==> flow/design.v <==
module processor
(
	input wire clk_i,
	input wire rst_i,
	input wire stall_i,
	output wire [31:0] addr_o,
	input wire [31:0] data_i,
	output wire [31:0] data_o,
	output wire [3:0] data_w_o,
	output wire [2:0] data_mode_o,
	input wire [7:0] extio_in,
	output wire [7:0] extio_out
);
	wire stall_cpu; wire mwait_cpu; wire irq_cpu; wire irq_ack_cpu; wire exception_cpu; wire data_b_cpu; wire data_h_cpu; wire data_access_cpu;
	wire [31:0] irq_vector_cpu; wire [31:0] inst_addr_cpu; wire [31:0] inst_in_cpu; wire [31:0] data_addr_cpu; wire [31:0] data_in_cpu; wire [31:0] data_out_cpu;
	wire [3:0] data_w_cpu;
	assign data_mode_o = {data_b_cpu,data_h_cpu,data_access_cpu};
	datapath core
	(
		.clock(clk_i),
		.reset(rst_i),
		.stall(stall_cpu),
		.mwait(mwait_cpu),
		.irq_vector(irq_vector_cpu),
		.irq(irq_cpu),
		.irq_ack(irq_ack_cpu),
		.exception(exception_cpu),
		.inst_addr(inst_addr_cpu),
		.inst_in(inst_in_cpu),
		.data_addr(data_addr_cpu),
		.data_in(data_in_cpu),
		.data_out(data_out_cpu),
		.data_w(data_w_cpu),
		.data_b(data_b_cpu),
		.data_h(data_h_cpu),
		.data_access(data_access_cpu)
	);
	interrupt_controller int_control
	(
		.clock(clk_i),
		.reset(rst_i),
		.stall(stall_i),
		.stall_cpu(stall_cpu),
		.mwait_cpu(mwait_cpu),
		.irq_vector_cpu(irq_vector_cpu),
		.irq_cpu(irq_cpu),
		.irq_ack_cpu(irq_ack_cpu),
		.exception_cpu(exception_cpu),
		.inst_addr_cpu(inst_addr_cpu),
		.inst_in_cpu(inst_in_cpu),
		.data_addr_cpu(data_addr_cpu),
		.data_in_cpu(data_in_cpu),
		.data_out_cpu(data_out_cpu),
		.data_w_cpu(data_w_cpu),
		.data_access_cpu(data_access_cpu),
		.addr_mem(addr_o),
		.data_read_mem(data_i),
		.data_write_mem(data_o),
		.data_we_mem(data_w_o),
		.extio_in(extio_in),
		.extio_out(extio_out)
	);
endmodule
module datapath
(
	input wire clock,
	input wire reset,
	input wire stall,
	input wire mwait,
	input wire [31:0] irq_vector,
	input wire irq,
	output wire irq_ack,
	output wire exception,
	output wire [31:0] inst_addr,
	input wire [31:0] inst_in,
	output wire [31:0] data_addr,
	input wire [31:0] data_in,
	output reg [31:0] data_out,
	output reg [3:0] data_w,
	output wire data_b,
	output wire data_h,
	output wire data_access
);
	wire [31:0] inst_in_s; reg [31:0] data_in_s; reg [31:0] pc; reg [31:0] pc_last;
	reg [31:0] pc_last2; wire [31:0] pc_plus4; wire [31:0] pc_next;
	wire [31:0] result; wire [31:0] branch; wire [31:0] ext32b;
	wire [31:0] ext32h; wire [31:0] alu_src1; wire [31:0] alu_src2;
	wire [31:12] ext32;
	wire [6:0] opcode; wire [6:0] funct7;
	wire [2:0] funct3;
	wire [3:0] read_reg1; wire [3:0] read_reg2; wire [3:0] write_reg;
	wire [4:0] rs1; wire [4:0] rs2; wire [4:0] rd;
	wire [31:0] write_data; wire [31:0] read_data1; wire [31:0] read_data2;
	wire [31:0] imm_i; wire [31:0] imm_s; wire [31:0] imm_sb;
	wire [31:0] imm_uj; wire [31:0] branch_src1; wire [31:0] branch_src2;
	wire [31:12] imm_u;
	wire wreg; wire zero; wire less_than; wire branch_taken; wire jump_taken; reg stall_reg;
	wire irq_ack_s; reg irq_ack_s_dly; reg bds; wire data_access_s; reg data_access_s_dly;
	wire reg_write_ctl; wire alu_src1_ctl; wire sig_read_ctl; wire reg_to_mem; wire mem_to_reg; wire except;
	wire [1:0] jump_ctl; wire [1:0] mem_write_ctl; wire [1:0] mem_read_ctl;
	wire [2:0] alu_src2_ctl; wire [2:0] branch_ctl;
	wire [3:0] alu_op_ctl;
	reg [4:0] rs1_r; reg [4:0] rs2_r; reg [4:0] rd_r;
	reg [31:0] imm_i_r; reg [31:0] imm_s_r; reg [31:0] imm_sb_r; reg [31:0] imm_uj_r;
	reg [31:12] imm_u_r;
	reg reg_write_ctl_r; reg alu_src1_ctl_r; reg sig_read_ctl_r; reg reg_to_mem_r; reg mem_to_reg_r;
	reg [1:0] jump_ctl_r; reg [1:0] mem_write_ctl_r; reg [1:0] mem_read_ctl_r;
	reg [2:0] alu_src2_ctl_r; reg [2:0] branch_ctl_r;
	reg [3:0] alu_op_ctl_r;
	always @(posedge clock or posedge reset) begin
		if (reset == 1'b1) begin
			pc <= {32{1'b0}};
			pc_last <= {32{1'b0}};
			pc_last2 <= {32{1'b0}};
		end else begin
			if (stall == 1'b0) begin
				pc <= pc_next;
				pc_last <= pc;
				pc_last2 <= pc_last;
			end
		end
	end
	assign pc_plus4 = pc + 4;
	assign pc_next = (irq == 1'b1 && irq_ack_s == 1'b1) || except == 1'b1 ? 
	irq_vector : branch_taken == 1'b1 || jump_taken == 1'b1 ? 
	branch : data_access_s == 1'b1 ?
	pc_last : pc_plus4;
	assign irq_ack_s = irq == 1'b1 && bds == 1'b0 && branch_taken == 1'b0 && jump_taken == 1'b0 && reg_to_mem_r == 1'b0 && mem_to_reg_r == 1'b0 ? 1'b1 : 1'b0;
	assign irq_ack = irq_ack_s_dly;
	assign exception = except == 1'b1 ? 1'b1 : 1'b0;
	always @(posedge clock or posedge reset) begin
		if (reset == 1'b1) begin
			irq_ack_s_dly <= 1'b0;
			bds <= 1'b0;
			data_access_s_dly <= 1'b0;
			stall_reg <= 1'b0;
		end else begin
			stall_reg <= stall;
			if (stall == 1'b0) begin
				data_access_s_dly <= data_access_s;
				if (mwait == 1'b0) begin
					irq_ack_s_dly <= irq_ack_s;
					if (branch_taken == 1'b1 || jump_taken == 1'b1) begin
						bds <= 1'b1;
					end
					else begin
						bds <= 1'b0;
					end
				end
			end
		end
	end
	assign inst_in_s = data_access_s == 1'b1 || except == 1'b1 || branch_taken == 1'b1 || 
		jump_taken == 1'b1 || bds == 1'b1 || irq_ack_s == 1'b1 ? 32'h00000000 : 
		{inst_in[7:0],inst_in[15:8],inst_in[23:16],inst_in[31:24]};
	assign opcode = inst_in_s[6:0];
	assign funct3 = inst_in_s[14:12];
	assign funct7 = inst_in_s[31:25];
	assign rd = inst_in_s[11:7];
	assign rs1 = inst_in_s[19:15];
	assign rs2 = inst_in_s[24:20];
	assign imm_i = {ext32[31:12],inst_in_s[31:20]};
	assign imm_s = {ext32[31:12],inst_in_s[31:25],inst_in_s[11:7]};
	assign imm_sb = {ext32[31:13],inst_in_s[31],inst_in_s[7],inst_in_s[30:25],inst_in_s[11:8],1'b0};
	assign imm_u = inst_in_s[31:12];
	assign imm_uj = {ext32[31:21],inst_in_s[31],inst_in_s[19:12],inst_in_s[20],inst_in_s[30:21],1'b0};
	assign ext32 = inst_in_s[31] == 1'b1 ? {20{1'b1}} : {20{1'b0}};
	control control_unit
	(
		.opcode(opcode),
		.funct3(funct3),
		.funct7(funct7),
		.reg_write(reg_write_ctl),
		.alu_src1(alu_src1_ctl),
		.alu_src2(alu_src2_ctl),
		.alu_op(alu_op_ctl),
		.jump(jump_ctl),
		.branch(branch_ctl),
		.mem_write(mem_write_ctl),
		.mem_read(mem_read_ctl),
		.sig_read(sig_read_ctl)
	);
	assign reg_to_mem = mem_write_ctl != 2'b00 ? 1'b1 : 1'b0;
	assign mem_to_reg = mem_read_ctl != 2'b00 ? 1'b1 : 1'b0;
	always @(posedge clock or posedge reset) begin
		if (reset == 1'b1) begin
			rd_r <= {5{1'b0}};
			rs1_r <= {5{1'b0}};
			rs2_r <= {5{1'b0}};
			imm_i_r <= {32{1'b0}};
			imm_s_r <= {32{1'b0}};
			imm_sb_r <= {32{1'b0}};
			imm_u_r <= {20{1'b0}};
			imm_uj_r <= {32{1'b0}};
			reg_write_ctl_r <= 1'b0;
			alu_src1_ctl_r <= 1'b0;
			alu_src2_ctl_r <= {3{1'b0}};
			alu_op_ctl_r <= {4{1'b0}};
			jump_ctl_r <= {2{1'b0}};
			branch_ctl_r <= {3{1'b0}};
			mem_write_ctl_r <= {2{1'b0}};
			mem_read_ctl_r <= {2{1'b0}};
			sig_read_ctl_r <= 1'b0;
			reg_to_mem_r <= 1'b0;
			mem_to_reg_r <= 1'b0;
		end else begin
			if (stall == 1'b0 && mwait == 1'b0) begin
				rd_r <= rd;
				rs1_r <= rs1;
				rs2_r <= rs2;
				imm_i_r <= imm_i;
				imm_s_r <= imm_s;
				imm_sb_r <= imm_sb;
				imm_u_r <= imm_u;
				imm_uj_r <= imm_uj;
				reg_write_ctl_r <= reg_write_ctl;
				alu_src1_ctl_r <= alu_src1_ctl;
				alu_src2_ctl_r <= alu_src2_ctl;
				alu_op_ctl_r <= alu_op_ctl;
				jump_ctl_r <= jump_ctl;
				branch_ctl_r <= branch_ctl;
				mem_write_ctl_r <= mem_write_ctl;
				mem_read_ctl_r <= mem_read_ctl;
				sig_read_ctl_r <= sig_read_ctl;
				reg_to_mem_r <= reg_to_mem;
				mem_to_reg_r <= mem_to_reg;
			end
		end
	end
	reg_bank register_bank
	(
		.clock(clock),
		.read_reg1(read_reg1),
		.read_reg2(read_reg2),
		.write_reg(write_reg),
		.wreg(wreg),
		.write_data(write_data),
		.read_data1(read_data1),
		.read_data2(read_data2)
	);
	assign read_reg1 = rs1_r[3:0];
	assign read_reg2 = rs2_r[3:0];
	assign write_reg = rd_r[3:0];
	assign wreg = (reg_write_ctl_r | mem_to_reg_r) &  ~mwait &  ~stall_reg;
	alu alu
	(
		.op1(alu_src1),
		.op2(alu_src2),
		.alu_op(alu_op_ctl_r),
		.result(result),
		.zero(zero),
		.less_than(less_than)
	);
	assign alu_src1 = alu_src1_ctl_r == 1'b0 ? read_data1 : pc_last2;
	assign alu_src2 = alu_src2_ctl_r == 3'b000 ? {imm_u_r,12'h000} : alu_src2_ctl_r == 3'b001 ? 
		imm_i_r : alu_src2_ctl_r == 3'b010 ? imm_s_r : alu_src2_ctl_r == 3'b011 ? 
		pc : alu_src2_ctl_r == 3'b100 ? {24'h000000,3'b000,rs2_r} : read_data2;
	assign branch_src1 = jump_ctl_r == 2'b11 ? read_data1 : pc_last2;
	assign branch_src2 = jump_ctl_r == 2'b10 ? imm_uj_r : jump_ctl_r == 2'b11 ? imm_i_r : imm_sb_r;
	assign branch = branch_src1 + branch_src2;
	assign branch_taken = (zero == 1'b1 && branch_ctl_r == 3'b001) || 
		(zero == 1'b0 && branch_ctl_r == 3'b010) || (less_than == 1'b1 && branch_ctl_r == 3'b011) || 
		(less_than == 1'b0 && branch_ctl_r == 3'b100) || (less_than == 1'b1 && branch_ctl_r == 3'b101) || 
		(less_than == 1'b0 && branch_ctl_r == 3'b110) ? 1'b1 : 1'b0;
	assign except = branch_ctl_r == 3'b111 ? 1'b1 : 1'b0;
	assign jump_taken = jump_ctl_r != 2'b00 ? 1'b1 : 1'b0;
	assign inst_addr = pc;
	assign data_addr = result;
	assign data_b = mem_read_ctl_r == 2'b01 || mem_write_ctl_r == 2'b01 ? 1'b1 : 1'b0;
	assign data_h = mem_read_ctl_r == 2'b10 || mem_write_ctl_r == 2'b10 ? 1'b1 : 1'b0;
	assign data_access_s = reg_to_mem_r == 1'b1 || mem_to_reg_r == 1'b1 ? 1'b1 : 1'b0;
	assign data_access = data_access_s == 1'b1 && data_access_s_dly == 1'b0 ? 1'b1 : 1'b0;
	always @(mem_write_ctl_r, result, read_data2) begin
		case (mem_write_ctl_r)
		2'b11 : begin
			data_out <= {read_data2[7:0],read_data2[15:8],read_data2[23:16],read_data2[31:24]};
			data_w <= 4'b1111;
		end
		2'b01 : begin
			data_out <= {read_data2[7:0],read_data2[7:0],read_data2[7:0],read_data2[7:0]};
			case (result[1:0])
			2'b11 : begin data_w <= 4'b0001; end
			2'b10 : begin data_w <= 4'b0010; end
			2'b01 : begin data_w <= 4'b0100; end
			default : begin data_w <= 4'b1000; end
			endcase
		end
		2'b10 : begin
			data_out <= {read_data2[7:0],read_data2[15:8],read_data2[7:0],read_data2[15:8]};
			case (result[1])
			1'b1 : begin data_w <= 4'b0011; end
			default : begin data_w <= 4'b1100; end
			endcase
			end
		default : begin
			data_out <= {read_data2[7:0],read_data2[15:8],read_data2[23:16],read_data2[31:24]};
			data_w <= 4'b0000;
		end
		endcase
	end
	always @(mem_read_ctl_r, result, data_in) begin
		case (mem_read_ctl_r)
		2'b01 : begin
			case (result[1:0])
			2'b11 : begin data_in_s <= {24'h000000,data_in[7:0]}; end
			2'b10 : begin data_in_s <= {24'h000000,data_in[15:8]}; end
			2'b01 : begin data_in_s <= {24'h000000,data_in[23:16]}; end
			default : begin data_in_s <= {24'h000000,data_in[31:24]}; end
			endcase
		end
		2'b10 : begin
			case (result[1])
			1'b1 : begin data_in_s <= {16'h0000,data_in[7:0],data_in[15:8]}; end
			default : begin data_in_s <= {16'h0000,data_in[23:16],data_in[31:24]}; end
			endcase
		end
		default : begin
			data_in_s <= {data_in[7:0],data_in[15:8],data_in[23:16],data_in[31:24]};
		end
		endcase
	end
	assign ext32b = (data_in_s[7] == 1'b0 || sig_read_ctl_r == 1'b0) ? 
		{24'h000000,data_in_s[7:0]} : {24'hffffff,data_in_s[7:0]};
	assign ext32h = (data_in_s[15] == 1'b0 || sig_read_ctl_r == 1'b0) ? 
		{16'h0000,data_in_s[15:0]} : {16'hffff,data_in_s[15:0]};
	assign write_data = mem_read_ctl_r == 2'b11 ? data_in_s : mem_read_ctl_r == 2'b01 ? 
		ext32b : mem_read_ctl_r == 2'b10 ? ext32h : jump_taken == 1'b1 ? 
		pc_last : result;
endmodule
module control
(
	input wire [6:0] opcode,
	input wire [2:0] funct3,
	input wire [6:0] funct7,
	output reg reg_write,
	output reg alu_src1,
	output reg [2:0] alu_src2,
	output reg [3:0] alu_op,
	output reg [1:0] jump,
	output reg [2:0] branch,
	output reg [1:0] mem_write,
	output reg [1:0] mem_read,
	output reg sig_read
);
	always @(opcode, funct3, funct7) begin
		case (opcode)			 
		7'b0110111 : begin		 
			reg_write <= 1'b1;
			alu_src1 <= 1'b0;
			alu_src2 <= 3'b000;
			alu_op <= 4'b0110;
			jump <= 2'b00;
			branch <= 3'b000;
			mem_write <= 2'b00;
			mem_read <= 2'b00;
			sig_read <= 1'b0;
		end
		7'b0010111 : begin		 
			reg_write <= 1'b1;
			alu_src1 <= 1'b1;
			alu_src2 <= 3'b000;
			alu_op <= 4'b0100;
			jump <= 2'b00;
			branch <= 3'b000;
			mem_write <= 2'b00;
			mem_read <= 2'b00;
			sig_read <= 1'b0;
		end
		7'b1101111 : begin		 
			reg_write <= 1'b1;
			alu_src1 <= 1'b0;
			alu_src2 <= 3'b011;
			alu_op <= 4'b0110;
			jump <= 2'b10;
			branch <= 3'b000;
			mem_write <= 2'b00;
			mem_read <= 2'b00;
			sig_read <= 1'b0;
		end
		7'b1100111 : begin		 
			reg_write <= 1'b1;
			alu_src1 <= 1'b0;
			alu_src2 <= 3'b011;
			alu_op <= 4'b0110;
			jump <= 2'b11;
			branch <= 3'b000;
			mem_write <= 2'b00;
			mem_read <= 2'b00;
			sig_read <= 1'b0;
		end
		7'b1100011 : begin		 
			case (funct3)
			3'b000 : begin		 
				reg_write <= 1'b0;
				alu_src1 <= 1'b0;
				alu_src2 <= 3'b101;
				alu_op <= 4'b0101;
				jump <= 2'b00;
				branch <= 3'b001;
				mem_write <= 2'b00;
				mem_read <= 2'b00;
				sig_read <= 1'b0;
			end
			3'b001 : begin		 
				reg_write <= 1'b0;
				alu_src1 <= 1'b0;
				alu_src2 <= 3'b101;
				alu_op <= 4'b0101;
				jump <= 2'b00;
				branch <= 3'b010;
				mem_write <= 2'b00;
				mem_read <= 2'b00;
				sig_read <= 1'b0;
			end
			3'b100 : begin		 
				reg_write <= 1'b0;
				alu_src1 <= 1'b0;
				alu_src2 <= 3'b101;
				alu_op <= 4'b0111;
				jump <= 2'b00;
				branch <= 3'b011;
				mem_write <= 2'b00;
				mem_read <= 2'b00;
				sig_read <= 1'b0;
			end
			3'b101 : begin		 
				reg_write <= 1'b0;
				alu_src1 <= 1'b0;
				alu_src2 <= 3'b101;
				alu_op <= 4'b0111;
				jump <= 2'b00;
				branch <= 3'b100;
				mem_write <= 2'b00;
				mem_read <= 2'b00;
				sig_read <= 1'b0;
			end
			3'b110 : begin		 
				reg_write <= 1'b0;
				alu_src1 <= 1'b0;
				alu_src2 <= 3'b101;
				alu_op <= 4'b1000;
				jump <= 2'b00;
				branch <= 3'b101;
				mem_write <= 2'b00;
				mem_read <= 2'b00;
				sig_read <= 1'b0;
			end
			3'b111 : begin		 
				reg_write <= 1'b0;
				alu_src1 <= 1'b0;
				alu_src2 <= 3'b101;
				alu_op <= 4'b1000;
				jump <= 2'b00;
				branch <= 3'b110;
				mem_write <= 2'b00;
				mem_read <= 2'b00;
				sig_read <= 1'b0;
			end
			default : begin
				reg_write <= 1'b0;
				alu_src1 <= 1'b0;
				alu_src2 <= 3'b000;
				alu_op <= 4'b0000;
				jump <= 2'b00;
				branch <= 3'b000;
				mem_write <= 2'b00;
				mem_read <= 2'b00;
				sig_read <= 1'b0;
			end
			endcase
		end
		7'b0000011 : begin		 
			case (funct3)
			3'b000 : begin		 
				reg_write <= 1'b1;
				alu_src1 <= 1'b0;
				alu_src2 <= 3'b001;
				alu_op <= 4'b0100;
				jump <= 2'b00;
				branch <= 3'b000;
				mem_write <= 2'b00;
				mem_read <= 2'b01;
				sig_read <= 1'b1;
			end
			3'b001 : begin		 
				reg_write <= 1'b1;
				alu_src1 <= 1'b0;
				alu_src2 <= 3'b001;
				alu_op <= 4'b0100;
				jump <= 2'b00;
				branch <= 3'b000;
				mem_write <= 2'b00;
				mem_read <= 2'b10;
				sig_read <= 1'b1;
			end
			3'b010 : begin		 
				reg_write <= 1'b1;
				alu_src1 <= 1'b0;
				alu_src2 <= 3'b001;
				alu_op <= 4'b0100;
				jump <= 2'b00;
				branch <= 3'b000;
				mem_write <= 2'b00;
				mem_read <= 2'b11;
				sig_read <= 1'b1;
			end
			3'b100 : begin		 
				reg_write <= 1'b1;
				alu_src1 <= 1'b0;
				alu_src2 <= 3'b001;
				alu_op <= 4'b0100;
				jump <= 2'b00;
				branch <= 3'b000;
				mem_write <= 2'b00;
				mem_read <= 2'b01;
				sig_read <= 1'b0;
			end
			3'b101 : begin		 
				reg_write <= 1'b1;
				alu_src1 <= 1'b0;
				alu_src2 <= 3'b001;
				alu_op <= 4'b0100;
				jump <= 2'b00;
				branch <= 3'b000;
				mem_write <= 2'b00;
				mem_read <= 2'b10;
				sig_read <= 1'b0;
			end
			default : begin
				reg_write <= 1'b0;
				alu_src1 <= 1'b0;
				alu_src2 <= 3'b000;
				alu_op <= 4'b0000;
				jump <= 2'b00;
				branch <= 3'b000;
				mem_write <= 2'b00;
				mem_read <= 2'b00;
				sig_read <= 1'b0;
			end
			endcase
		end
		7'b0100011 : begin		 
			case (funct3)
			3'b000 : begin		 
				reg_write <= 1'b0;
				alu_src1 <= 1'b0;
				alu_src2 <= 3'b010;
				alu_op <= 4'b0100;
				jump <= 2'b00;
				branch <= 3'b000;
				mem_write <= 2'b01;
				mem_read <= 2'b00;
				sig_read <= 1'b0;
			end
			3'b001 : begin		 
				reg_write <= 1'b0;
				alu_src1 <= 1'b0;
				alu_src2 <= 3'b010;
				alu_op <= 4'b0100;
				jump <= 2'b00;
				branch <= 3'b000;
				mem_write <= 2'b10;
				mem_read <= 2'b00;
				sig_read <= 1'b0;
			end
			3'b010 : begin		 
				reg_write <= 1'b0;
				alu_src1 <= 1'b0;
				alu_src2 <= 3'b010;
				alu_op <= 4'b0100;
				jump <= 2'b00;
				branch <= 3'b000;
				mem_write <= 2'b11;
				mem_read <= 2'b00;
				sig_read <= 1'b0;
			end
			default : begin
				reg_write <= 1'b0;
				alu_src1 <= 1'b0;
				alu_src2 <= 3'b000;
				alu_op <= 4'b0000;
				jump <= 2'b00;
				branch <= 3'b000;
				mem_write <= 2'b00;
				mem_read <= 2'b00;
				sig_read <= 1'b0;
			end
			endcase
		end
		7'b0010011 : begin		 
			case (funct3)
			3'b000 : begin		 
				reg_write <= 1'b1;
				alu_src1 <= 1'b0;
				alu_src2 <= 3'b001;
				alu_op <= 4'b0100;
				jump <= 2'b00;
				branch <= 3'b000;
				mem_write <= 2'b00;
				mem_read <= 2'b00;
				sig_read <= 1'b0;
			end
			3'b010 : begin		 
				reg_write <= 1'b1;
				alu_src1 <= 1'b0;
				alu_src2 <= 3'b001;
				alu_op <= 4'b0111;
				jump <= 2'b00;
				branch <= 3'b000;
				mem_write <= 2'b00;
				mem_read <= 2'b00;
				sig_read <= 1'b0;
			end
			3'b011 : begin		 
				reg_write <= 1'b1;
				alu_src1 <= 1'b0;
				alu_src2 <= 3'b001;
				alu_op <= 4'b1000;
				jump <= 2'b00;
				branch <= 3'b000;
				mem_write <= 2'b00;
				mem_read <= 2'b00;
				sig_read <= 1'b0;
			end
			3'b100 : begin		 
				reg_write <= 1'b1;
				alu_src1 <= 1'b0;
				alu_src2 <= 3'b001;
				alu_op <= 4'b0010;
				jump <= 2'b00;
				branch <= 3'b000;
				mem_write <= 2'b00;
				mem_read <= 2'b00;
				sig_read <= 1'b0;
			end
			3'b110 : begin		 
				reg_write <= 1'b1;
				alu_src1 <= 1'b0;
				alu_src2 <= 3'b001;
				alu_op <= 4'b0001;
				jump <= 2'b00;
				branch <= 3'b000;
				mem_write <= 2'b00;
				mem_read <= 2'b00;
				sig_read <= 1'b0;
			end
			3'b111 : begin		 
				reg_write <= 1'b1;
				alu_src1 <= 1'b0;
				alu_src2 <= 3'b001;
				alu_op <= 4'b0000;
				jump <= 2'b00;
				branch <= 3'b000;
				mem_write <= 2'b00;
				mem_read <= 2'b00;
				sig_read <= 1'b0;
			end
			3'b001 : begin		 
				reg_write <= 1'b1;
				alu_src1 <= 1'b0;
				alu_src2 <= 3'b100;
				alu_op <= 4'b1001;
				jump <= 2'b00;
				branch <= 3'b000;
				mem_write <= 2'b00;
				mem_read <= 2'b00;
				sig_read <= 1'b0;
			end
			3'b101 : begin
				case (funct7)
				7'b0000000 : begin	 
					reg_write <= 1'b1;
					alu_src1 <= 1'b0;
					alu_src2 <= 3'b100;
					alu_op <= 4'b1010;
					jump <= 2'b00;
					branch <= 3'b000;
					mem_write <= 2'b00;
					mem_read <= 2'b00;
					sig_read <= 1'b0;
				end
				7'b0100000 : begin	 
					reg_write <= 1'b1;
					alu_src1 <= 1'b0;
					alu_src2 <= 3'b100;
					alu_op <= 4'b1100;
					jump <= 2'b00;
					branch <= 3'b000;
					mem_write <= 2'b00;
					mem_read <= 2'b00;
					sig_read <= 1'b0;
				end
				default : begin
					reg_write <= 1'b0;
					alu_src1 <= 1'b0;
					alu_src2 <= 3'b000;
					alu_op <= 4'b0000;
					jump <= 2'b00;
					branch <= 3'b000;
					mem_write <= 2'b00;
					mem_read <= 2'b00;
					sig_read <= 1'b0;
				end
				endcase
			end
			default : begin
				reg_write <= 1'b0;
				alu_src1 <= 1'b0;
				alu_src2 <= 3'b000;
				alu_op <= 4'b0000;
				jump <= 2'b00;
				branch <= 3'b000;
				mem_write <= 2'b00;
				mem_read <= 2'b00;
				sig_read <= 1'b0;
			end
			endcase
		end
		7'b0110011 : begin		 
			case (funct3)
			3'b000 : begin
				case (funct7)
				7'b0000000 : begin
				reg_write <= 1'b1;
				alu_src1 <= 1'b0;
				alu_src2 <= 3'b101;
				alu_op <= 4'b0100;
				jump <= 2'b00;
				branch <= 3'b000;
				mem_write <= 2'b00;
				mem_read <= 2'b00;
				sig_read <= 1'b0;
				end
				7'b0100000 : begin
				reg_write <= 1'b1;
				alu_src1 <= 1'b0;
				alu_src2 <= 3'b101;
				alu_op <= 4'b0101;
				jump <= 2'b00;
				branch <= 3'b000;
				mem_write <= 2'b00;
				mem_read <= 2'b00;
				sig_read <= 1'b0;
				end
				default : begin
				reg_write <= 1'b0;
				alu_src1 <= 1'b0;
				alu_src2 <= 3'b000;
				alu_op <= 4'b0000;
				jump <= 2'b00;
				branch <= 3'b000;
				mem_write <= 2'b00;
				mem_read <= 2'b00;
				sig_read <= 1'b0;
				end
				endcase
			end
			3'b001 : begin			 
				reg_write <= 1'b1;
				alu_src1 <= 1'b0;
				alu_src2 <= 3'b101;
				alu_op <= 4'b1001;
				jump <= 2'b00;
				branch <= 3'b000;
				mem_write <= 2'b00;
				mem_read <= 2'b00;
				sig_read <= 1'b0;
			end
			3'b010 : begin			 
				reg_write <= 1'b1;
				alu_src1 <= 1'b0;
				alu_src2 <= 3'b101;
				alu_op <= 4'b0111;
				jump <= 2'b00;
				branch <= 3'b000;
				mem_write <= 2'b00;
				mem_read <= 2'b00;
				sig_read <= 1'b0;
			end
			3'b011 : begin			 
				reg_write <= 1'b1;
				alu_src1 <= 1'b0;
				alu_src2 <= 3'b101;
				alu_op <= 4'b1000;
				jump <= 2'b00;
				branch <= 3'b000;
				mem_write <= 2'b00;
				mem_read <= 2'b00;
				sig_read <= 1'b0;
			end
			3'b100 : begin			 
				reg_write <= 1'b1;
				alu_src1 <= 1'b0;
				alu_src2 <= 3'b101;
				alu_op <= 4'b0010;
				jump <= 2'b00;
				branch <= 3'b000;
				mem_write <= 2'b00;
				mem_read <= 2'b00;
				sig_read <= 1'b0;
			end
			3'b101 : begin
				case (funct7)		
				7'b0000000 : begin	 
					reg_write <= 1'b1;
					alu_src1 <= 1'b0;
					alu_src2 <= 3'b101;
					alu_op <= 4'b1010;
					jump <= 2'b00;
					branch <= 3'b000;
					mem_write <= 2'b00;
					mem_read <= 2'b00;
					sig_read <= 1'b0;
				end
				7'b0100000 : begin	 
					reg_write <= 1'b1;
					alu_src1 <= 1'b0;
					alu_src2 <= 3'b101;
					alu_op <= 4'b1100;
					jump <= 2'b00;
					branch <= 3'b000;
					mem_write <= 2'b00;
					mem_read <= 2'b00;
					sig_read <= 1'b0;
				end
				default : begin
					reg_write <= 1'b0;
					alu_src1 <= 1'b0;
					alu_src2 <= 3'b000;
					alu_op <= 4'b0000;
					jump <= 2'b00;
					branch <= 3'b000;
					mem_write <= 2'b00;
					mem_read <= 2'b00;
					sig_read <= 1'b0;
				end
				endcase
			end
			3'b110 : begin			 
				reg_write <= 1'b1;
				alu_src1 <= 1'b0;
				alu_src2 <= 3'b101;
				alu_op <= 4'b0001;
				jump <= 2'b00;
				branch <= 3'b000;
				mem_write <= 2'b00;
				mem_read <= 2'b00;
				sig_read <= 1'b0;
			end
			3'b111 : begin			 
				reg_write <= 1'b1;
				alu_src1 <= 1'b0;
				alu_src2 <= 3'b101;
				alu_op <= 4'b0000;
				jump <= 2'b00;
				branch <= 3'b000;
				mem_write <= 2'b00;
				mem_read <= 2'b00;
				sig_read <= 1'b0;
			end
			default : begin
				reg_write <= 1'b0;
				alu_src1 <= 1'b0;
				alu_src2 <= 3'b000;
				alu_op <= 4'b0000;
				jump <= 2'b00;
				branch <= 3'b000;
				mem_write <= 2'b00;
				mem_read <= 2'b00;
				sig_read <= 1'b0;
			end
			endcase
		end
		7'b1110011 : begin		 
			reg_write <= 1'b0;
			alu_src1 <= 1'b0;
			alu_src2 <= 3'b000;
			alu_op <= 4'b0000;
			jump <= 2'b00;
			branch <= 3'b111;
			mem_write <= 2'b00;
			mem_read <= 2'b00;
			sig_read <= 1'b0;
		end
		default : begin
			reg_write <= 1'b0;
			alu_src1 <= 1'b0;
			alu_src2 <= 3'b000;
			alu_op <= 4'b0000;
			jump <= 2'b00;
			branch <= 3'b000;
			mem_write <= 2'b00;
			mem_read <= 2'b00;
			sig_read <= 1'b0;
		end
		endcase
	end
endmodule
module reg_bank
(
	input wire clock,
	input wire [3:0] read_reg1,
	input wire [3:0] read_reg2,
	input wire [3:0] write_reg,
	input wire wreg,
	input wire [31:0] write_data,
	output wire [31:0] read_data1,
	output wire [31:0] read_data2
);
	reg [31:0] registers[0:15];
	always @(posedge clock) begin
		if (write_reg != 4'b0000 && wreg == 1'b1) begin
			registers[write_reg] <= write_data;
		end
	end
	assign read_data1 = read_reg1 != 4'b0000 ? registers[read_reg1] : {32{1'b0}};
	assign read_data2 = read_reg2 != 4'b0000 ? registers[read_reg2] : {32{1'b0}};
endmodule
module alu
(
	input wire [31:0] op1,
	input wire [31:0] op2,
	input wire [3:0] alu_op,
	output wire [31:0] result,
	output wire zero,
	output wire less_than
);
	reg [31:0] r; wire [31:0] shift;
	wire [4:0] shift_op2;
	wire [32:0] addsub;
	wire less; wire lshift; wire logical;
	always @(op1, op2, alu_op, addsub, less, shift_op2, shift) begin
		case (alu_op)
		4'b0000 : begin r <= op1 & op2; end
		4'b0001 : begin r <= op1 | op2; end
		4'b0010 : begin r <= op1 ^ op2; end
		4'b0100, 4'b0101 : begin r <= addsub[31:0]; end
		4'b0110 : begin r <= op2; end
		4'b0111,4'b1000 : begin r <= {28'h0000000,3'b000,less}; end
		default : begin r <= shift; end
		endcase
	end
	assign addsub = alu_op > 4'b0100 ? ({1'b0,op1}) - ({1'b0,op2}) : ({1'b0,op1}) + ({1'b0,op2});
	assign less = op1[31] == op2[31] || alu_op == 4'b1000 ? addsub[32] : op1[31];
	assign less_than = less;
	assign zero =  ~(r[31] | r[30] | r[29] | r[28] | r[27] | r[26] | 
		r[25] | r[24] | r[23] | r[22] | r[21] | r[20] | r[19] | 
		r[18] | r[17] | r[16] | r[15] | r[14] | r[13] | r[12] | 
		r[11] | r[10] | r[9] | r[8] | r[7] | r[6] | r[5] | r[4] | 
		r[3] | r[2] | r[1] | r[0]);
	assign shift_op2 = op2[4:0];
	assign lshift = alu_op[0] == 1'b1 ? 1'b1 : 1'b0;
	assign logical = alu_op[2] == 1'b0 ? 1'b1 : 1'b0;
	bshift barrel_shifter
	(
		.lshift(lshift),
		.logical(logical),
		.shift(shift_op2),
		.in(op1),
		.out(shift)
	);
	assign result = r;
endmodule
module bshift
(
	input wire lshift,
	input wire logical,
	input wire [4:0] shift,
	input wire [31:0] in,
	output wire [31:0] out
);
	wire [31:0] shift1l; wire [31:0] shift2l; wire [31:0] shift4l; wire [31:0] shift8l; wire [31:0] shift16l;
	wire [31:0] shift1r; wire [31:0] shift2r; wire [31:0] shift4r; wire [31:0] shift8r; wire [31:0] shift16r;
	wire [31:16] fill;
	assign fill = logical == 1'b0 ? {16{in[31]}} : 16'h0000;
	assign shift1l = shift[0] == 1'b1 ? {in[30:0],1'b0} : in;
	assign shift2l = shift[1] == 1'b1 ? {shift1l[29:0],2'b00} : shift1l;
	assign shift4l = shift[2] == 1'b1 ? {shift2l[27:0],4'h0} : shift2l;
	assign shift8l = shift[3] == 1'b1 ? {shift4l[23:0],8'h00} : shift4l;
	assign shift16l = shift[4] == 1'b1 ? {shift8l[15:0],16'h0000} : shift8l;
	assign shift1r = shift[0] == 1'b1 ? {fill[31],in[31:1]} : in;
	assign shift2r = shift[1] == 1'b1 ? {fill[31:30],shift1r[31:2]} : shift1r;
	assign shift4r = shift[2] == 1'b1 ? {fill[31:28],shift2r[31:4]} : shift2r;
	assign shift8r = shift[3] == 1'b1 ? {fill[31:24],shift4r[31:8]} : shift4r;
	assign shift16r = shift[4] == 1'b1 ? {fill[31:16],shift8r[31:16]} : shift8r;
	assign out = lshift == 1'b0 ? shift16r : shift16l;
endmodule
module interrupt_controller
(
	input wire clock,
	input wire reset,
	input wire stall,
	output wire stall_cpu,
	output wire mwait_cpu,
	output wire [31:0] irq_vector_cpu,
	output wire irq_cpu,
	input wire irq_ack_cpu,
	input wire exception_cpu,
	input wire [31:0] inst_addr_cpu,
	output wire [31:0] inst_in_cpu,
	input wire [31:0] data_addr_cpu,
	output wire [31:0] data_in_cpu,
	input wire [31:0] data_out_cpu,
	input wire [3:0] data_w_cpu,
	input wire data_access_cpu,
	output wire [31:0] addr_mem,
	input wire [31:0] data_read_mem,
	output wire [31:0] data_write_mem,
	output wire [3:0] data_we_mem,
	input wire [7:0] extio_in,
	output wire [7:0] extio_out
);
	wire [7:0] irq_cause; reg [7:0] irq_mask_reg; reg [7:0] irq_status_reg; reg [7:0] extio_out_reg;
	reg [31:0] periph_data; reg [31:0] irq_vector_reg; reg [31:0] irq_epc_reg; reg [31:0] inst_reg;
	wire interrupt; reg irq; reg data_access_cpu_dly;
	parameter [2:0] irq_idle = 0, irq_int = 1, irq_req = 2, irq_ackn = 3, irq_done = 4;
	reg [2:0] pulse_state;
	reg [2:0] pulse_next_state;
	wire periph_access; reg periph_access_dly; wire periph_access_we;
	wire [3:0] data_we_mem_s;
	always @(posedge clock or posedge reset) begin
		if (reset == 1'b1) begin
			periph_data <= {32{1'b0}};
		end else begin
			if (periph_access == 1'b1) begin
			case (data_addr_cpu[7:4])
			4'b0000 : begin periph_data <= irq_vector_reg; end			 
			4'b0001 : begin periph_data <= {irq_cause[7:0],24'h000000}; end		 
			4'b0010 : begin periph_data <= {irq_mask_reg[7:0],24'h000000}; end	 
			4'b0011 : begin periph_data <= {irq_status_reg,24'h000000}; end		 
			4'b0100 : begin 							 
				periph_data <= {irq_epc_reg[7:0],irq_epc_reg[15:8],irq_epc_reg[23:16],irq_epc_reg[31:24]};
			end
			4'b1000 : begin periph_data <= {extio_in,24'h000000}; end		 
			4'b1001 : begin periph_data <= {extio_out_reg,24'h000000}; end		 
			default : begin periph_data <= data_read_mem; end
			endcase
			end
		end
	end
	assign inst_in_cpu = data_access_cpu == 1'b0 ? data_read_mem : inst_reg;
	assign data_in_cpu = periph_access_dly == 1'b0 ? data_read_mem : periph_data;
	always @(posedge clock or posedge reset) begin
		if (reset == 1'b1) begin
			irq_vector_reg <= {32{1'b0}};
			irq_mask_reg <= {8{1'b0}};
			irq_status_reg <= {8{1'b0}};
			extio_out_reg <= {8{1'b0}};
		end else begin
			if (periph_access == 1'b1 && periph_access_we == 1'b1) begin
				case (data_addr_cpu[7:4])
				4'b0000 : begin				 
					irq_vector_reg <= {data_out_cpu[7:0],data_out_cpu[15:8],data_out_cpu[23:16],data_out_cpu[31:24]};
				end
				4'b0010 : begin				 
					irq_mask_reg <= data_out_cpu[31:24];
				end
				4'b0011 : begin				 
					irq_status_reg <= data_out_cpu[31:24];
				end
				4'b1001 : begin				 
					extio_out_reg <= data_out_cpu[31:24];
				end
				default : begin
				end
				endcase
			end
			if (irq_ack_cpu == 1'b1 || exception_cpu == 1'b1) begin
				irq_status_reg[0] <= 1'b0;		 
			end
		end
	end
	always @(posedge clock or posedge reset) begin
		if (reset == 1'b1) begin
			irq_epc_reg <= 32'h00000000;
		end else begin
			if (((irq == 1'b1 && irq_ack_cpu == 1'b0) || exception_cpu == 1'b1)) begin
				irq_epc_reg <= inst_addr_cpu;
			end
		end
	end
	always @(posedge clock or posedge reset) begin
		if (reset == 1'b1) begin
			pulse_state <= irq_idle;
			pulse_next_state <= irq_idle;
			irq <= 1'b0;
		end else begin
			if (stall == 1'b0) begin
				pulse_state <= pulse_next_state;
				case (pulse_state)
				irq_idle : begin
					if (interrupt == 1'b1 && irq_status_reg[0] == 1'b1) begin
						pulse_next_state <= irq_int;
					end
				end
				irq_int : begin
					irq <= 1'b1;
					pulse_next_state <= irq_req;
				end
				irq_req : begin
					if (irq_ack_cpu == 1'b1) begin
						irq <= 1'b0;
						pulse_next_state <= irq_ackn;
					end
				end
				irq_ackn : begin
					pulse_next_state <= irq_done;
				end
				irq_done : begin
					if (irq_status_reg[0] == 1'b1) begin
						pulse_next_state <= irq_idle;
					end
				end
				default : begin
					pulse_next_state <= irq_idle;
				end
				endcase
			end
		end
	end
	always @(posedge clock or posedge reset) begin
		if (reset == 1'b1) begin
			periph_access_dly <= 1'b0;
			data_access_cpu_dly <= 1'b0;
			inst_reg <= {32{1'b0}};
		end else begin
			if (stall == 1'b0) begin
				periph_access_dly <= periph_access;
				data_access_cpu_dly <= data_access_cpu;
				if ((data_access_cpu == 1'b0)) begin
					inst_reg <= data_read_mem;
				end
			end
		end
	end
	assign periph_access = data_addr_cpu[31:27] == 5'b11110 && data_access_cpu == 1'b1 ? 1'b1 : 1'b0;
	assign periph_access_we = periph_access <= 1'b1 && data_w_cpu != 4'b0000 ? 1'b1 : 1'b0;
	assign addr_mem = data_access_cpu == 1'b1 ? data_addr_cpu : inst_addr_cpu;
	assign data_write_mem = data_out_cpu;
	assign data_we_mem_s = data_access_cpu == 1'b1 && periph_access == 1'b0 ? data_w_cpu : 4'b0000;
	assign data_we_mem = data_we_mem_s;
	assign mwait_cpu = data_access_cpu == 1'b1 && data_access_cpu_dly == 1'b0 ? 1'b1 : 1'b0;
	assign stall_cpu = stall;
	assign interrupt = (irq_cause & irq_mask_reg) == 16'h0000 ? 1'b0 : 1'b1;
	assign irq_cause = extio_in;
	assign irq_cpu = irq;
	assign irq_vector_cpu = irq_vector_reg;
	assign extio_out = extio_out_reg;
endmodule
Wiki page: processor / tool data

From RTL to reports: processor
Each step is given for the RTL above and for the edited RTL.
Lines under "orig" count in the file above, lines under "edited" in the edited file.
"diff" is "edited" less "orig", of the values as shown; "rel_change_pct" is that difference over "orig", in percent.
Operators carry their Yosys type and port widths (W data, S select, Z words).
Library cell names are shortened.
{ "setup": {"top": "processor", "clk_port": "clk_i", "lib": "sky130hd", "pvt_corner": "tt_025C_1v80"} }

The edit
Unified diff, file above to edited file.
This change comes from a script, not from a designer. No optimisation was intended, and the edited design may behave differently.
begin of diff
@@ -1099,5 +1099,5 @@
 				end
 				irq_req : begin
-					if (irq_ack_cpu == 1'b1) begin
+					begin
 						irq <= 1'b0;
 						pulse_next_state <= irq_ackn;
end of diff

Word level
Counts by Yosys on the flattened word-level netlist (proc, flatten, opt, wreduce; memories kept). Register bits leave out memories and registers merged into their read ports (data or address). Print and check cells are left out.
Yosys's memory passes give these memory sizes; they may raise the number of words (mostly to a power of two), join words into wider ones and drop unused or constant bits.
{ "bits": {"columns": ["element", "orig", "edited", "diff", "rel_change_pct"], "rows": [
  ["latch_bits", 0, 0, 0, null],
  ["ram_bits", 512, 512, 0, 0.00],
  ["clocked_rd_ports_x_width", 0, 0, 0, null],
  ["input_bits", 43, 43, 0, 0.00],
  ["romBits", 0, 0, 0, null],
  ["reg_bits", 441, 441, 0, 0.00],
  ["mem_count", 1, 1, 0, 0.00]
]} }
{ "op_classes": {"columns": ["element", "orig", "edited", "diff", "rel_change_pct"], "rows": [
  ["shifts", 0, 0, 0, null],
  ["n_addsub", 4, 4, 0, 0.00],
  ["mux", 112, 110, -2, -1.79],
  ["n_mul", 0, 0, 0, null],
  ["n_cmp", 2, 2, 0, 0.00],
  ["div_mod_pow", 0, 0, 0, null],
  ["eq_ne", 62, 61, -1, -1.61],
  ["bitwise", 55, 55, 0, 0.00],
  ["n_reduce_logical", 88, 88, 0, 0.00]
]} }
{ "mem_list": {"columns": ["element", "orig", "edited"], "rows": [
  ["mem_shapes", "core.register_bank.registers 16 x 32 bit 2R1W", "core.register_bank.registers 16 x 32 bit 2R1W"]
]} }
{ "op_table": {"columns": ["op", "orig", "edited", "diff", "rel_change_pct"], "rows": [
  ["$mux W1", 28, 27, -1, -3.57],
  ["$mux W3", 9, 8, -1, -11.11],
  ["$reduce_and A2 Y1", 6, 7, 1, 16.67],
  ["$ne A2 B2 Y1 const B", 1, 0, -1, -100.00],
  ["$reduce_and A4 Y1", 1, 0, -1, -100.00]
]} }
Unchanged operator kinds not shown: 67.

Logic depth
Longest topological path by Yosys (ltp), each cell counted once; first at word level (registers and memories cut), then after technology mapping (sequential cells cut; the memories' decode and read muxes count).
{ "depth": {"columns": ["element", "orig", "edited", "diff", "rel_change_pct"], "rows": [
  ["depth_word", 67, 67, 0, 0.00],
  ["abc_area", "0", "0", null, null],
  ["ltp_mapped", 39, 40, 1, 2.56],
  ["mapped_depth_nobuf", 28, 30, 2, 7.14]
]} }

After synthesis
The flow's flattened synthesis, as Yosys stat reports it; memories are mapped. The netlist is that of the ABC_AREA named above (0 if unset); the other value can give another one.
{ "by_type": {"columns": ["cell", "orig", "edited", "diff", "rel_change_pct"], "rows": [
  ["nand2_1", 489, 554, 65, 13.29],
  ["mux2i_1", 191, 249, 58, 30.37],
  ["mux4_2", 292, 253, -39, -13.36],
  ["nand3_1", 76, 109, 33, 43.42],
  ["o21a_1", 31, 63, 32, 103.23],
  ["a21oi_1", 278, 247, -31, -11.15],
  ["clkbuf_1", 240, 209, -31, -12.92],
  ["nand2b_1", 19, 50, 31, 163.16],
  ["a22o_1", 71, 41, -30, -42.25],
  ["a211oi_1", 73, 48, -25, -34.25],
  ["a22oi_1", 35, 57, 22, 62.86],
  ["mux2_2", 204, 225, 21, 10.29],
  ["o211ai_1", 68, 47, -21, -30.88],
  ["a222oi_1", 60, 39, -21, -35.00],
  ["buf_6", 10, 29, 19, 190.00],
  ["mux2_1", 0, 19, 19, null],
  ["o221ai_2", 0, 19, 19, null],
  ["a21boi_0", 26, 9, -17, -65.38]
]} }
Unchanged cell types not shown: 21.
The list need not be complete.
{ "mapped": {"columns": ["element", "orig", "edited", "diff", "rel_change_pct"], "rows": [
  ["sequential_area_um2", 23233.5, 23233.5, 0.0, 0.00],
  ["cell_count", 4783, 4857, 74, 1.55],
  ["ff_cells", 826, 826, 0, 0.00],
  ["area_um2", 53550.1, 53940.5, 390.4, 0.73]
]} }
The figures by module come from a second, unflattened synthesis with its own total; it is not the netlist above.
{ "unflattened": {"columns": ["element", "orig", "edited", "diff", "rel_change_pct"], "rows": [
  ["cells_unflattened", 4861, 4901, 40, 0.82],
  ["hier_area_um2", 53322.4, 53361.2, 38.8, 0.07]
]} }
Rows give one instance, submodules left out.
{ "modules_orig": {"columns": ["module", "cells", "n_inst", "mod_area_um2"], "rows": [
  ["reg_bank", 1169, 1, 22036.1],
  ["datapath", 1623, 1, 12739.7],
  ["interrupt_controller", 661, 1, 8281.7],
  ["alu", 787, 1, 5341.4],
  ["bshift", 527, 1, 4361.7],
  ["control", 91, 1, 539.3],
  ["processor", 3, 1, 22.5]
]} }
{ "modules_edited": {"columns": ["module", "cells", "n_inst", "mod_area_um2"], "rows": [
  ["reg_bank", 1169, 1, 22036.1],
  ["datapath", 1661, 1, 12833.6],
  ["interrupt_controller", 698, 1, 8559.5],
  ["alu", 752, 1, 5008.6],
  ["bshift", 527, 1, 4361.7],
  ["control", 91, 1, 539.3],
  ["processor", 3, 1, 22.5]
]} }

Timing after synthesis
OpenSTA on the mapped netlist: ideal clock, no wires. The path of least setup slack (recovery checks aside). Input and output delay are each 20% of the period. Register names are those of the netlist, which keeps one name where synthesis merged equal registers.
{ "synth_timing": {"columns": ["element", "orig", "edited", "diff", "rel_change_pct"], "rows": [
  ["kind", "flip-flop to output port", "flip-flop to output port", null, null],
  ["start", "register core.imm_u_r[22]", "register core.imm_u_r[20]", null, null],
  ["end", "output data_w_o[2]", "output data_w_o[3]", null, null],
  ["arrival_time_ps", 7306, 7152, -154, -2.11],
  ["required_ps", 9600, 9600, 0, 0.00],
  ["period_ps", 12000, 12000, 0, 0.00],
  ["driving_pins", 35, 33, -2, -5.71],
  ["out_delay_ps", 2400, 2400, 0, 0.00],
  ["t_first_pin_ps", 0, 0, 0, null],
  ["delay_ps", 7306, 7152, -154, -2.11],
  ["slack_ps", 2294, 2448, 154, null],
  ["period_less_setup_slack_ps", 9706, 9552, -154, -1.59]
]} }
"delay_ps" = arrival - input delay + setup time.
A path that ends at an output port has no setup time.
"driving_pins": output pins that drive a net of the path, with the launching flip-flop's if there is one; two outputs of one cell count as two.
"period_less_setup_slack_ps" is the clock period less the worst setup slack; recovery checks do not enter. This is arithmetic on one report: input and output delays are still those of the set period (20% each).
The rows between start and end are the longest chain of elaborated cells between them; the timing report does not say that the signal goes this way. Where chains are equally long, one stands for them.
Each line given opens the expression or statement behind the cell; cells for indexed reads and writes are added by Yosys, which also makes memories of some case tables.
{ "synth_via_orig": {"cell_sequence": "dfrtp_1 -> buf_4 -> buf_6 -> buf_4 -> buf_6 -> mux4_2 -> a22oi_1 -> o31ai_2 -> o21ai_1 -> inv_2 -> nor2_1 -> clkbuf_1 -> buf_1 -> and3_1 -> and2_1 -> clkbuf_1 -> nor2_1 -> xnor2_1 -> ha_1 -> a211oi_1 -> nand2_1 -> a2111o_1 -> a41oi_1 -> o211ai_1 -> a41o_1 -> a2111o_1 -> a311oi_1 -> nor2_1 -> mux2i_1 -> a21oi_2 -> clkbuf_1 -> nand2_1 -> nand2_1 -> a21oi_1 -> nor2_1", "elab_chain_cells": 10} }
{ "synth_lines_orig": {"columns": ["element", "line_no", "source"], "rows": [
  ["from (decl)", 105, "reg [31:12] imm_u_r;"],
  ["from (assign)", 193, "imm_u_r <= {20{1'b0}};"],
  ["from (assign)", 214, "imm_u_r <= imm_u;"],
  ["$mux W32", 255, "assign alu_src2 = alu_src2_ctl_r == 3'b000 ? {imm_u_r,12'h000} : alu_src2_ctl_r == 3'b001 ?"],
  ["$add A32 B32 Y33", 943, "assign addsub = alu_op > 4'b0100 ? ({1'b0,op1}) - ({1'b0,op2}) : ({1'b0,op1}) + ({1'b0,op2});"],
  ["$mux W33", 943, null],
  ["$pmux W32 S6", 933, "case (alu_op)"],
  ["$eq A5 B5 Y1", 1136, "assign periph_access = data_addr_cpu[31:27] == 5'b11110 && data_access_cpu == 1'b1 ? 1'b1 : 1'b0;"],
  ["$logic_and A1 B1 Y1", 1136, null],
  ["$mux W1", 1136, null],
  ["$not A1 Y1", 1140, "assign data_we_mem_s = data_access_cpu == 1'b1 && periph_access == 1'b0 ? data_w_cpu : 4'b0000;"],
  ["$logic_and A1 B1 Y1", 1140, null],
  ["$mux W4", 1140, null],
  ["to (decl)", 9, "output wire [3:0] data_w_o,"]
]} }
Nets of the timed path that keep an RTL name, with a line that drives or declares them; the list need not be complete.
{ "synth_named_nets_orig": {"columns": ["signal", "line_no", "source"], "rows": [
  ["data_o[27]", 8, "output wire [31:0] data_o,"]
]} }
{ "synth_via_edited": {"cell_sequence": "dfrtp_1 -> buf_6 -> mux4_2 -> or2_1 -> a31o_1 -> o21a_1 -> buf_6 -> buf_6 -> buf_2 -> buf_2 -> nor3_1 -> nand2_1 -> nor4_1 -> nand3_1 -> a211oi_1 -> a31oi_1 -> xnor2_1 -> ha_1 -> a21o_1 -> or3_1 -> a311o_1 -> a21oi_1 -> a311o_1 -> o21ai_0 -> o41ai_1 -> xor2_1 -> nor2_1 -> a211oi_1 -> clkbuf_1 -> a21oi_1 -> inv_1 -> a21oi_1 -> nor3_1", "elab_chain_cells": 10} }
{ "synth_lines_edited": {"columns": ["element", "line_no", "source"], "rows": [
  ["from (decl)", 105, "reg [31:12] imm_u_r;"],
  ["from (assign)", 193, "imm_u_r <= {20{1'b0}};"],
  ["from (assign)", 214, "imm_u_r <= imm_u;"],
  ["$mux W32", 255, "assign alu_src2 = alu_src2_ctl_r == 3'b000 ? {imm_u_r,12'h000} : alu_src2_ctl_r == 3'b001 ?"],
  ["$add A32 B32 Y33", 943, "assign addsub = alu_op > 4'b0100 ? ({1'b0,op1}) - ({1'b0,op2}) : ({1'b0,op1}) + ({1'b0,op2});"],
  ["$mux W33", 943, null],
  ["$pmux W32 S6", 933, "case (alu_op)"],
  ["$eq A5 B5 Y1", 1136, "assign periph_access = data_addr_cpu[31:27] == 5'b11110 && data_access_cpu == 1'b1 ? 1'b1 : 1'b0;"],
  ["$logic_and A1 B1 Y1", 1136, null],
  ["$mux W1", 1136, null],
  ["$not A1 Y1", 1140, "assign data_we_mem_s = data_access_cpu == 1'b1 && periph_access == 1'b0 ? data_w_cpu : 4'b0000;"],
  ["$logic_and A1 B1 Y1", 1140, null],
  ["$mux W4", 1140, null],
  ["to (decl)", 9, "output wire [3:0] data_w_o,"]
]} }

Worst path after layout
From the final timing report of the runs of pair 1: the path of least setup slack in the routed layout; clock arrival at registers is part of the times.
The report prints the path's times to 10 ps; the period is as set.
{ "layout_timing": {"columns": ["element", "orig", "edited", "diff", "rel_change_pct"], "rows": [
  ["kind", "flip-flop to output port", "flip-flop to output port", null, null],
  ["start", "register core.imm_u_r[21]", "register core.imm_u_r[21]", null, null],
  ["end", "output data_w_o[1]", "output data_w_o[1]", null, null],
  ["driving_pins", 27, 30, 3, 11.11],
  ["slack_ps", 230, 490, 260, null],
  ["out_delay_ps", 2400, 2400, 0, 0.00],
  ["t_first_pin_ps", 720, 710, -10, -1.39],
  ["required_ps", 9600, 9600, 0, 0.00],
  ["period_ps", 12000, 12000, 0, 0.00],
  ["arrival_time_ps", 9370, 9110, -260, -2.77]
]} }
The rows between start and end are the longest chain of elaborated cells between them; the timing report does not say that the signal goes this way. Where chains are equally long, one stands for them.
{ "layout_via_orig": {"cell_sequence": "dfrtp_4 -> buf_4 -> mux4_2 -> a22o_1 -> a31oi_4 -> a21o_2 -> buf_4 -> ha_1 -> nand2_1 -> o21ai_0 -> fa_1 -> a211oi_1 -> o21ai_0 -> a2111o_1 -> a41oi_1 -> o211ai_1 -> a41o_1 -> a2111o_1 -> a221oi_1 -> xnor2_1 -> a221oi_2 -> buf_4 -> nor4_1 -> nand2_1 -> nand2_1 -> nor2_1 -> clkdlybuf4s50_1", "elab_chain_cells": 10} }
{ "layout_lines_orig": {"columns": ["element", "line_no", "source"], "rows": [
  ["from (decl)", 105, "reg [31:12] imm_u_r;"],
  ["from (assign)", 193, "imm_u_r <= {20{1'b0}};"],
  ["from (assign)", 214, "imm_u_r <= imm_u;"],
  ["$mux W32", 255, "assign alu_src2 = alu_src2_ctl_r == 3'b000 ? {imm_u_r,12'h000} : alu_src2_ctl_r == 3'b001 ?"],
  ["$add A32 B32 Y33", 943, "assign addsub = alu_op > 4'b0100 ? ({1'b0,op1}) - ({1'b0,op2}) : ({1'b0,op1}) + ({1'b0,op2});"],
  ["$mux W33", 943, null],
  ["$pmux W32 S6", 933, "case (alu_op)"],
  ["$eq A5 B5 Y1", 1136, "assign periph_access = data_addr_cpu[31:27] == 5'b11110 && data_access_cpu == 1'b1 ? 1'b1 : 1'b0;"],
  ["$logic_and A1 B1 Y1", 1136, null],
  ["$mux W1", 1136, null],
  ["$not A1 Y1", 1140, "assign data_we_mem_s = data_access_cpu == 1'b1 && periph_access == 1'b0 ? data_w_cpu : 4'b0000;"],
  ["$logic_and A1 B1 Y1", 1140, null],
  ["$mux W4", 1140, null],
  ["to (decl)", 9, "output wire [3:0] data_w_o,"]
]} }
{ "layout_via_edited": {"cell_sequence": "dfrtp_4 -> buf_4 -> mux4_2 -> mux2i_1 -> a2111oi_0 -> nand2_1 -> buf_4 -> inv_2 -> nor3_4 -> o2111ai_1 -> nor4_1 -> a21oi_1 -> xnor2_1 -> ha_1 -> a21o_1 -> a21o_1 -> a21oi_1 -> or3b_2 -> a21oi_1 -> o2111ai_1 -> nand3_1 -> o31a_1 -> nand2_1 -> a21oi_1 -> nand4b_1 -> a31oi_2 -> and3b_1 -> nor2_1 -> o21a_1 -> clkdlybuf4s50_1", "elab_chain_cells": 10} }
{ "layout_lines_edited": {"columns": ["element", "line_no", "source"], "rows": [
  ["from (decl)", 105, "reg [31:12] imm_u_r;"],
  ["from (assign)", 193, "imm_u_r <= {20{1'b0}};"],
  ["from (assign)", 214, "imm_u_r <= imm_u;"],
  ["$mux W32", 255, "assign alu_src2 = alu_src2_ctl_r == 3'b000 ? {imm_u_r,12'h000} : alu_src2_ctl_r == 3'b001 ?"],
  ["$add A32 B32 Y33", 943, "assign addsub = alu_op > 4'b0100 ? ({1'b0,op1}) - ({1'b0,op2}) : ({1'b0,op1}) + ({1'b0,op2});"],
  ["$mux W33", 943, null],
  ["$pmux W32 S6", 933, "case (alu_op)"],
  ["$eq A5 B5 Y1", 1136, "assign periph_access = data_addr_cpu[31:27] == 5'b11110 && data_access_cpu == 1'b1 ? 1'b1 : 1'b0;"],
  ["$logic_and A1 B1 Y1", 1136, null],
  ["$mux W1", 1136, null],
  ["$not A1 Y1", 1140, "assign data_we_mem_s = data_access_cpu == 1'b1 && periph_access == 1'b0 ? data_w_cpu : 4'b0000;"],
  ["$logic_and A1 B1 Y1", 1140, null],
  ["$mux W4", 1140, null],
  ["to (decl)", 9, "output wire [3:0] data_w_o,"]
]} }

Flow runs
Both versions went through the flow (Yosys, OpenROAD) with the same settings in each pair. Constraints: input delay and output delay 20% of the set period each, output load 0.01 pF.
{ "flow_settings_pair_1": {"CORE_UTILIZATION": 40, "period_ns": 12.0, "CAP_MARGIN": 20, "CORE_MARGIN": 2, "SLEW_MARGIN": 20} }
{ "results_pair_1": {"columns": ["element", "orig", "edited", "diff", "rel_change_pct"], "rows": [
  ["worstSetupSlack_ps", 228, 494, 266, null],
  ["period_less_ws_ps", 11772, 11506, -266, -2.26],
  ["fin_util_pct", 45.7, 45.2, -0.5, null],
  ["total_die_area_um2", 136819.0, 137804.0, 985.0, 0.72],
  ["synth_chip_area_um2", 53550.1, 53940.5, 390.4, 0.73]
]} }
{ "flow_settings_pair_2": {"CELL_PAD_IN_SITES_DETAIL_PLACEMENT": 2, "CORE_UTILIZATION": 20, "PLACE_DENSITY_LB_ADDON": 0.18, "SLEW_MARGIN": 15, "TNS_END_PERCENT": 35, "period_ns": 8.79, "CAP_MARGIN": 20, "CORE_MARGIN": 2} }
{ "results_pair_2": {"columns": ["element", "orig", "edited", "diff", "rel_change_pct"], "rows": [
  ["worstSetupSlack_ps", -631, -705, -74, null],
  ["period_less_ws_ps", 9421, 9495, 74, 0.79],
  ["fin_util_pct", 26.3, 25.8, -0.5, null],
  ["total_die_area_um2", 271905.0, 273874.0, 1969.0, 0.72],
  ["synth_chip_area_um2", 53550.1, 53940.5, 390.4, 0.73]
]} }
"period_less_ws_ps" = clock period - worst setup slack. The figure is calculated, with input and output delays left at 20% of the set period.
